==> flow/design.v <==
`timescale 1ns / 1ps
module uart_rx(
               input               clk          ,		 
               input               rst_n        ,	
               input               din          ,
               output  reg [7:0]    dout         ,		
               output  reg         dout_vld     
               );
parameter    	   BPS	  =	217;	 
reg   [14:0]        cnt0         ;
wire                add_cnt0     ;
wire                end_cnt0     ;
reg   [ 3:0]        cnt1         ;
wire                add_cnt1     ;
wire                end_cnt1     ;
reg                 rx0          ;	
reg                 rx1          ;	
reg                 rx2          ;	
wire                rx_en        ;
reg                 flag_add     ;
always @ (posedge clk or negedge rst_n) begin
	if(!rst_n) begin
		rx0 <= 1'b1;
        rx1 <= 1'b1;
        rx2 <= 1'b1;
	end
	else begin
		rx0 <= din;
        rx1 <= rx0;
        rx2 <= rx1;
	end
end
assign rx_en = rx2 & ~rx1;	
always @(posedge clk or negedge rst_n)begin
    if(!rst_n)begin
        cnt0 <= 0;
    end
    else if(add_cnt0)begin
        if(end_cnt0)
            cnt0 <= 0;
        else
            cnt0 <= cnt0 + 1;
    end
end
assign add_cnt0 = flag_add;
assign end_cnt0 = add_cnt0 && cnt0==BPS-1 ;
always @(posedge clk or negedge rst_n)begin 
    if(!rst_n)begin
        cnt1 <= 0;
    end
    else if(add_cnt1)begin
        if(end_cnt1)
            cnt1 <= 0;
        else
            cnt1 <= cnt1 + 1;
    end
end
assign add_cnt1 = end_cnt0;
assign end_cnt1 = add_cnt1 && cnt1==9-1 ;  
always @ (posedge clk or negedge rst_n)begin
	if(!rst_n) begin
		flag_add <= 1'b0;
	end
	else if(rx_en) begin		
		flag_add <= 1'b1;	
	end
    else if(end_cnt1) begin		
		flag_add <= 1'b0;	
	end
end
always @ (posedge clk or negedge rst_n)begin
	if(!rst_n) begin
		dout <= 8'd0;
	end
	else if(add_cnt0 && cnt0==BPS/2-1 && cnt1!=0) begin		 
	    dout[cnt1-1]<= rx2 ;
	end
end
always @ (posedge clk or negedge rst_n)begin
	if(!rst_n) begin
		dout_vld <= 1'b0;
	end
    else if(end_cnt1) begin		
		dout_vld <= 1'b1;	
	end
	else begin	
        dout_vld <= 1'b0;			
	end
end
endmodule
`timescale 1ns / 1ps
module uart_tx(
                 input             clk    ,			
                 input             rst_n  ,		
                 input [7:0]       din    ,
                 input             din_vld,	  
                 output reg        rdy    ,   
                 output reg        dout   
             );
parameter         BPS    = 217;
reg   [7:0]       tx_data_tmp;	
reg               flag_add   ;
reg   [14:0]      cnt0       ;
wire              add_cnt0   ;
wire              end_cnt0   ;
reg   [ 3:0]      cnt1       ;
wire              add_cnt1   ;
wire              end_cnt1   ;
wire  [ 9:0]      data       ;
always  @(posedge clk or negedge rst_n)begin
    if(rst_n==1'b0)begin
        flag_add <= 0;
    end
    else if(flag_add==0 && din_vld)begin
        flag_add <= 1;
    end
    else if(end_cnt1)begin
        flag_add <= 0;
    end
end
always @(posedge clk or negedge rst_n)begin
    if(!rst_n)begin
        cnt0 <= 0;
    end
    else if(add_cnt0)begin
        if(end_cnt0)
            cnt0 <= 0;
        else
            cnt0 <= cnt0 + 1;
    end
end
assign add_cnt0 = flag_add;
assign end_cnt0 = add_cnt0 && cnt0==BPS-1 ;
always @(posedge clk or negedge rst_n)begin 
    if(!rst_n)begin
        cnt1 <= 0;
    end
    else if(add_cnt1)begin
        if(end_cnt1)
            cnt1 <= 0;
        else
            cnt1 <= cnt1 + 1;
    end
end
assign add_cnt1 = end_cnt0;
assign end_cnt1 = add_cnt1 && cnt1==10-1 ;
always @ (posedge clk or negedge rst_n) begin
	if(!rst_n) begin
		tx_data_tmp <=8'd0;
	end
	else if(flag_add==1'b0 && din_vld) begin	
		tx_data_tmp <= din;	
	end
end
always @ (posedge clk or negedge rst_n) begin
	if(!rst_n) begin
		dout <= 1'b1;
	end
	else if(add_cnt0 && cnt0==1-1)begin
        dout<= data[cnt1];
    end 
end
assign  data = {1'b1,tx_data_tmp,1'b0};  
always  @(*)begin
    if(din_vld || flag_add)
        rdy = 1'b0;
    else
        rdy = 1'b1;
end
endmodule
module  uart_top(
								input  clk,
								input  rst_n,
								input  din,
								input sw8,
								output  reg  [23:0] pic_out,
								output  reg [16:0] addr,
								output  reg wr_ram,
								output  tx,
								output  reg pic_done,    
								output  reg  pic_download,    
								output  reg [7:0] rgb_led
								);
	wire   dout_vld;
	wire  [7:0] dout;
	reg [3:0] code_p;
	reg  [4:0]  cnt;
	reg  [3:0]  state;
	wire  [3:0]  code;
	wire [7:0]  temp;
	reg [23:0] pic_reg;
	parameter  monitor=0;   
	parameter  second=1 ;
	parameter  third=2 ;
	parameter   fouth=3;
	parameter   fiveth=4;
	parameter   sixth=5;
	parameter   send=6;
	parameter   stop=7;
	assign temp=(dout>8'd57)?(dout-8'd87):(dout-8'd48);
	assign code=temp[3:0];
	always  @ (posedge clk or negedge rst_n)
	    begin
			if  (!rst_n)
			   begin
			      state<=monitor;
				  wr_ram<=1;
				  pic_out<=0;
				  addr<=0;
				  pic_done<=0;
				  end
			else
	case (state)
	monitor:	begin
				   if (dout_vld)
						begin
						    wr_ram<=1;	
							pic_reg[23:20]<=code;
							state<=second;
							code_p<=code;
						end
				 else
				          state<=monitor;
					end
	second:	begin
					if (dout_vld)
							begin
								pic_reg[19:16]<=code;
								state<=third;
								rgb_led<={code_p,code};
							end
					else
							state<=second;
					end
		third:		begin
					if (dout_vld)
						begin
							pic_reg[15:12]<=code;
							state<=fouth;
							code_p<=code;
						end
					else
						state<=third;
					end
		fouth:		begin
					if (dout_vld)
						begin
							pic_reg[11:8]<=code;
							state<=fiveth;
							rgb_led<={code_p,code};
						end
					else
						state<=fouth;
					end
		fiveth:		begin
					if (dout_vld)
						begin
							pic_reg[7:4]<=code;
							state<=sixth;
							code_p<=code;
						end
					else
						state<=fiveth;
					end
        sixth:		begin
					if (dout_vld)
						begin
							pic_reg[3:0]<=code;
							state<=send;
							rgb_led<={code_p,code};
						end
					else
						state<=sixth;
					end
		send: 	 begin
						wr_ram<=0;
						pic_out<=pic_reg;
						if (addr<479)
							begin
								addr<=addr+1;								
								pic_done<=0;
								state<=monitor;
							end
			         else if (addr==479)
					        begin								 
							     addr<=0;		
								 pic_done<=1;
								 state<=stop;								
							end	 
						end
		stop:  begin
					if  (sw8==1)
					    state<=monitor;
					else
						begin
						state<=stop;
						end
				  end
		     endcase
		end
		always  @ (posedge  clk or negedge rst_n)
		    begin
				if (!rst_n)
					cnt<=0;
				else if (state==send)
				    cnt<=cnt+1;
			    else 
					cnt<=cnt;
			end
		always  @ (posedge  clk or negedge rst_n)
			begin
				if (!rst_n)
					pic_download<=1;
		   else if (cnt>=15)
					pic_download<=0;
			else
					pic_download<=1;
			end
		uart_rx #(.BPS(16)) uart_rx(
								.clk(clk),
								.rst_n(rst_n),
								.din(din),
								.dout(dout),
								.dout_vld(dout_vld)
								);
	   uart_tx #(.BPS(16)) uart_tx(
                              .clk(clk)    ,			
                              .rst_n(rst_n)  ,		
							  .din_vld(dout_vld)    ,
							  .din(dout),
							  .dout(tx),
							  .rdy()
							); 
		endmodule 
======== Tool chain data of uart_top ========
What the tools print for uart_top, step after step.
Lines are those of the file above, counted from 1.
Operators carry their Yosys type and port widths (W data, S select, Z words).
Cell names lack the library's common part.
A cell with n/a has no value.
set-up
  design top .............................. uart_top
  clock input ............................. clk
  cell library ............................ sky130hd
  corner .................................. tt_025C_1v80

======== Word level ========
Source: Yosys, flattened and elaborated, memories not mapped. Widths are those after wreduce. Registers that Yosys merges into a memory's read port (data or address) are not register bits. Print and check cells do not count.
operators by class
  add/sub/neg operators ................... 10
  multiply operators ...................... 0
  divide/modulo/power cells ............... 0
  magnitude comparators ................... 3
  eq/ne operators ......................... 17
  shift operators ......................... 3
  mux-type cells .......................... 31
  bitwise gates (word level) .............. 6
  reductions and logical operators ........ 31
operators with widths
  kind                      number
  $mux W17                  2
  $shift A1 B33 Y8          1
  $shift A1 B33 Y8 const A  1
  $neg A32 Y33              1
  $pmux W4 S8               1
  $add A15 B1 Y15 const B   2
  $eq A15 B4 Y1 const B     2
  $mux W15                  2
  $mux W4                   7
  $reduce_and A3 Y1         8
  $add A17 B1 Y17 const B   1
  $lt A17 B9 Y1 const B     1
  $eq A17 B9 Y1 const B     1
  $eq A4 B3 Y1 const B      4
  $mux W8                   2
  $eq A15 B3 Y1 const B     1
  $logic_not A15 Y1         1
  $mux W1                   12
  $shiftx A10 B4 Y1         1
  $logic_and A1 B1 Y1       8
  $reduce_bool A2 Y1        4
  $add A4 B1 Y4 const B     2
  $eq A4 B2 Y1 const B      2
  $eq A4 B4 Y1 const B      2
  $gt A8 B6 Y1 const B      1
  $and A8 B8 Y8             1
  $or A8 B8 Y8              1
  $not A8 Y8                1
Not listed: further kinds 19, cells in them 28.
bit counts
  flip-flop bits (word level) ............. 150
  bits in latches ......................... 0
  RAM bits ................................ 0
  bits in read-only memories .............. 0
  clocked read ports x word width ......... 0
  memory cells ............................ 0
  input bits .............................. 4
  output and inout port bits .............. 53
  word-level cells ........................ 129

======== Logic depth ========
Yosys ltp: most cells in a row. Word level: on the elaborated netlist, between registers, memories and ports. Mapped: between sequential cells and ports; inverters and the memories' decode and read muxes count.
logic depth
  word-level depth ........................ 6
  ABC_AREA ................................ 0
  mapped depth ............................ 13
  depth with buffers taken out ............ 12

======== Synthesis result ========
The flow's flattened synthesis, as Yosys stat reports it; memories are mapped. The netlist is that of the ABC_AREA named above (0 if unset); the other value can give another one.
cells by type
  cell      number  total area (um^2)
  dfrtp_1   111     2.78E+03
  edfxtp_1  36      1.08E+03
  mux2_2    43      484.214
  ha_1      22      275.264
  dfstp_2   7       183.926
  xnor2_1   20      175.168
  nand2_1   42      157.651
  xor2_1    16      140.134
  nor4_1    18      112.608
  nor2_1    27      101.347
  and3_1    16      100.096
  nand3_1   20      100.096
  inv_1     21      78.826
  o21ai_0   15      75.072
  clkbuf_1  18      67.565
  nand4_1   9       56.304
  mux2i_1   5       50.048
  or3_1     8       50.048
Other cell types: 38; their cells: 74.
synthesis totals
  standard cells after synthesis .......... 528
  chip area (Yosys) ....................... 6656.4 um^2
  sequential part of the area ............. 4042.6 um^2
  flip-flop cells ......................... 154
The figures by module come from a second, unflattened synthesis with its own total; it is not the netlist above.
unflattened totals
  cells (unflattened synthesis) ........... 532
  area (unflattened synthesis) ............ 6855.3 um^2
Each row is one instance without its submodules.
modules
  module            times used  cells  area (um^2)
  uart_top          1           242    3636.0
  uart_rx (BPS=16)  1           167    1789.2
  uart_tx (BPS=16)  1           123    1430.1

======== Timing after synthesis ========
Source: OpenSTA report_checks on the synthesized netlist (no wires, ideal clock, input and output delay 20% of the period each), path of least setup slack; recovery checks are left aside. Register names are those of the netlist, which keeps one name where synthesis merged equal registers.
path post-synthesis
  path kind ............................... reg-to-reg
  start ................................... register uart_rx.cnt1[0]
  end ..................................... register uart_rx.dout[3]
  clock period ............................ 10000 ps
  setup time .............................. 128 ps
  time at the first pin ................... 0 ps
  arrival time ............................ 3228 ps
  required time ........................... 9872 ps
  setup slack ............................. 6644 ps
  path delay .............................. 3356 ps
  stages .................................. 11
  buffers on the path ..................... 1
  synthesis period reached ................ 3356 ps
"path delay" = arrival - input delay + setup time.
"stages": output pins that drive a net of the path, with the launching flip-flop's if there is one; two outputs of one cell count as two.
"synthesis period reached" is the clock period less the worst setup slack; recovery checks do not enter. This is arithmetic on one report: input and output delays are still those of the set period (20% each).
Between the ends stands the longest chain of elaborated cells between them, by number of cells; it is not shown to be the way that was timed. Of several equally long chains one is given.
Each line given opens the expression or statement behind the cell; cells for indexed reads and writes are added by Yosys, which also makes memories of some case tables.
At most two assigning lines are given for a register; there are more.
Where a signal picks the word or bit written, the line may be left out of the assigning lines.
between the ends, post-synthesis
  cells stage by stage .................... dfrtp_1 -> buf_2 -> inv_1 -> ha_1 -> or3b_2 -> ha_1 -> or4b_4 -> nor4_4 -> nand3_2 -> nor4_1 -> mux2_1
  cells in the longest elaborated chain ... 6
RTL lines, path post-synthesis
  item              line  text
  from (decl)       13    reg   [ 3:0]        cnt1         ;
  from (assign)     49    cnt1 <= 0;
  from (assign)     55    cnt1 <= cnt1 + 1;
  $sub A4 B1 Y5     76    dout[cnt1-1]<= rx2 ;
  $neg A32 Y33      76
  $shift A1 B33 Y8  76
  $not A8 Y8        76
  $and A8 B8 Y8     76
  $or A8 B8 Y8      76
  to (assign)       73    dout <= 8'd0;
  to (decl)         6     output reg [7:0] dout ,

======== Path in the finished layout ========
Path of least setup slack in the final report of record 1 (OpenROAD, finished layout, wires in). Where an end is a register, its clock arrival counts in the times.
The path's times are printed in steps of 10 ps; the period is the one set.
path after layout
  path kind ............................... reg-to-reg
  start ................................... register uart_rx.cnt1[0]
  end ..................................... register uart_rx.dout[7]
  clock period ............................ 10000 ps
  setup time .............................. 120 ps
  time at the first pin ................... 420 ps
  arrival time ............................ 4100 ps
  required time ........................... 10310 ps
  setup slack ............................. 6210 ps
  stages .................................. 11
  buffers on the path ..................... 1
Between the ends stands the longest chain of elaborated cells between them, by number of cells; it is not shown to be the way that was timed. Of several equally long chains one is given.
At most two assigning lines are given for a register; there are more.
Where a signal picks the word or bit written, the line may be left out of the assigning lines.
between the ends, after layout
  cells stage by stage .................... dfrtp_1 -> buf_2 -> inv_1 -> ha_1 -> or3b_2 -> ha_1 -> or4b_4 -> nor4_4 -> nand3_2 -> nor4_1 -> mux2_1
  cells in the longest elaborated chain ... 6
RTL lines, path after layout
  item              line  text
  from (decl)       13    reg   [ 3:0]        cnt1         ;
  from (assign)     49    cnt1 <= 0;
  from (assign)     55    cnt1 <= cnt1 + 1;
  $sub A4 B1 Y5     76    dout[cnt1-1]<= rx2 ;
  $neg A32 Y33      76
  $shift A1 B33 Y8  76
  $not A8 Y8        76
  $and A8 B8 Y8     76
  $or A8 B8 Y8      76
  to (assign)       73    dout <= 8'd0;
  to (decl)         6     output reg [7:0] dout ,

Appendix: measured runs

Settings and measured results of 2 stored flow runs for module uart_top (sky130hd), not sorted in any way. The constraints put input and output delay at 20% of the set period each and load the outputs with 0.01 pF.
"clock period achieved": clock period set for the run, less the worst setup slack. It is reckoned from that one timing run; input and output delays stay at 20% of the period that was set.

======== record 1 ========
==> flow/run.sh <==
#!/bin/bash
# the make line also repeats the synthesis and layout settings of config.mk as NAME=value (left out here)
make -C /OpenROAD-flow-scripts/flow DESIGN_CONFIG=/design/flow/config.mk WORK_HOME=/design/flow/orfs CLKGATE_MAP_FILE= finish
==> flow/config.mk <==
export PLATFORM = sky130hd
export DESIGN_NAME = uart_top
export DESIGN_NICKNAME = uart_top
export VERILOG_FILES = /design/flow/design.v
export SDC_FILE = /design/flow/constraint.sdc
export NUM_CORES = 4
export LEC_CHECK = 0
export CAP_MARGIN = 20
export CELL_PAD_IN_SITES_DETAIL_PLACEMENT = 1
export CELL_PAD_IN_SITES_GLOBAL_PLACEMENT = 1
export CORE_ASPECT_RATIO = 1.5
export CORE_MARGIN = 3
export CORE_UTILIZATION = 43
export CTS_CLUSTER_DIAMETER = 131
export CTS_CLUSTER_SIZE = 60
export GPL_ROUTABILITY_DRIVEN = 0
export GPL_TIMING_DRIVEN = 0
export HOLD_SLACK_MARGIN = 0.06
export MAX_ROUTING_LAYER = met4
export SETUP_SLACK_MARGIN = 1.72
export SLEW_MARGIN = 5
==> flow/constraint.sdc <==
create_clock -name core_clock -period 10.0 [get_ports {clk}]
set_input_delay 2.0000 -clock core_clock [delete_from_list [all_inputs] [get_ports {clk}]]
set_output_delay 2.0000 -clock core_clock [all_outputs]
set_load 0.01 [all_outputs]

-------- measured, record 1 --------
  clock period achieved ................... 3791 ps
  die footprint ........................... 17039.3 um^2
  worst setup slack after layout .......... 6209 ps
  final design utilization ................ 53.4 %
  chip area in the Yosys report ........... 6656.4 um^2
  standard-cell area after layout ......... 8080.2 um^2

======== record 2 ========
==> flow/run.sh <==
#!/bin/bash
# the make line also repeats the synthesis and layout settings of config.mk as NAME=value (left out here)
make -C /OpenROAD-flow-scripts/flow DESIGN_CONFIG=/design/flow/config.mk WORK_HOME=/design/flow/orfs CLKGATE_MAP_FILE= finish
==> flow/config.mk <==
export PLATFORM = sky130hd
export DESIGN_NAME = uart_top
export DESIGN_NICKNAME = uart_top
export VERILOG_FILES = /design/flow/design.v
export SDC_FILE = /design/flow/constraint.sdc
export NUM_CORES = 4
export LEC_CHECK = 0
export CAP_MARGIN = 20
export CORE_MARGIN = 2
export CORE_UTILIZATION = 40
export SETUP_SLACK_MARGIN = 0.69
export SLEW_MARGIN = 20
==> flow/constraint.sdc <==
create_clock -name core_clock -period 3.68 [get_ports {clk}]
set_input_delay 0.7360 -clock core_clock [delete_from_list [all_inputs] [get_ports {clk}]]
set_output_delay 0.7360 -clock core_clock [all_outputs]
set_load 0.01 [all_outputs]

-------- measured, record 2 --------
  clock period achieved ................... 3272 ps
  die footprint ........................... 17689.0 um^2
  worst setup slack after layout .......... 408 ps
  final design utilization ................ 50.7 %
  chip area in the Yosys report ........... 6656.4 um^2
  standard-cell area after layout ......... 8316.7 um^2
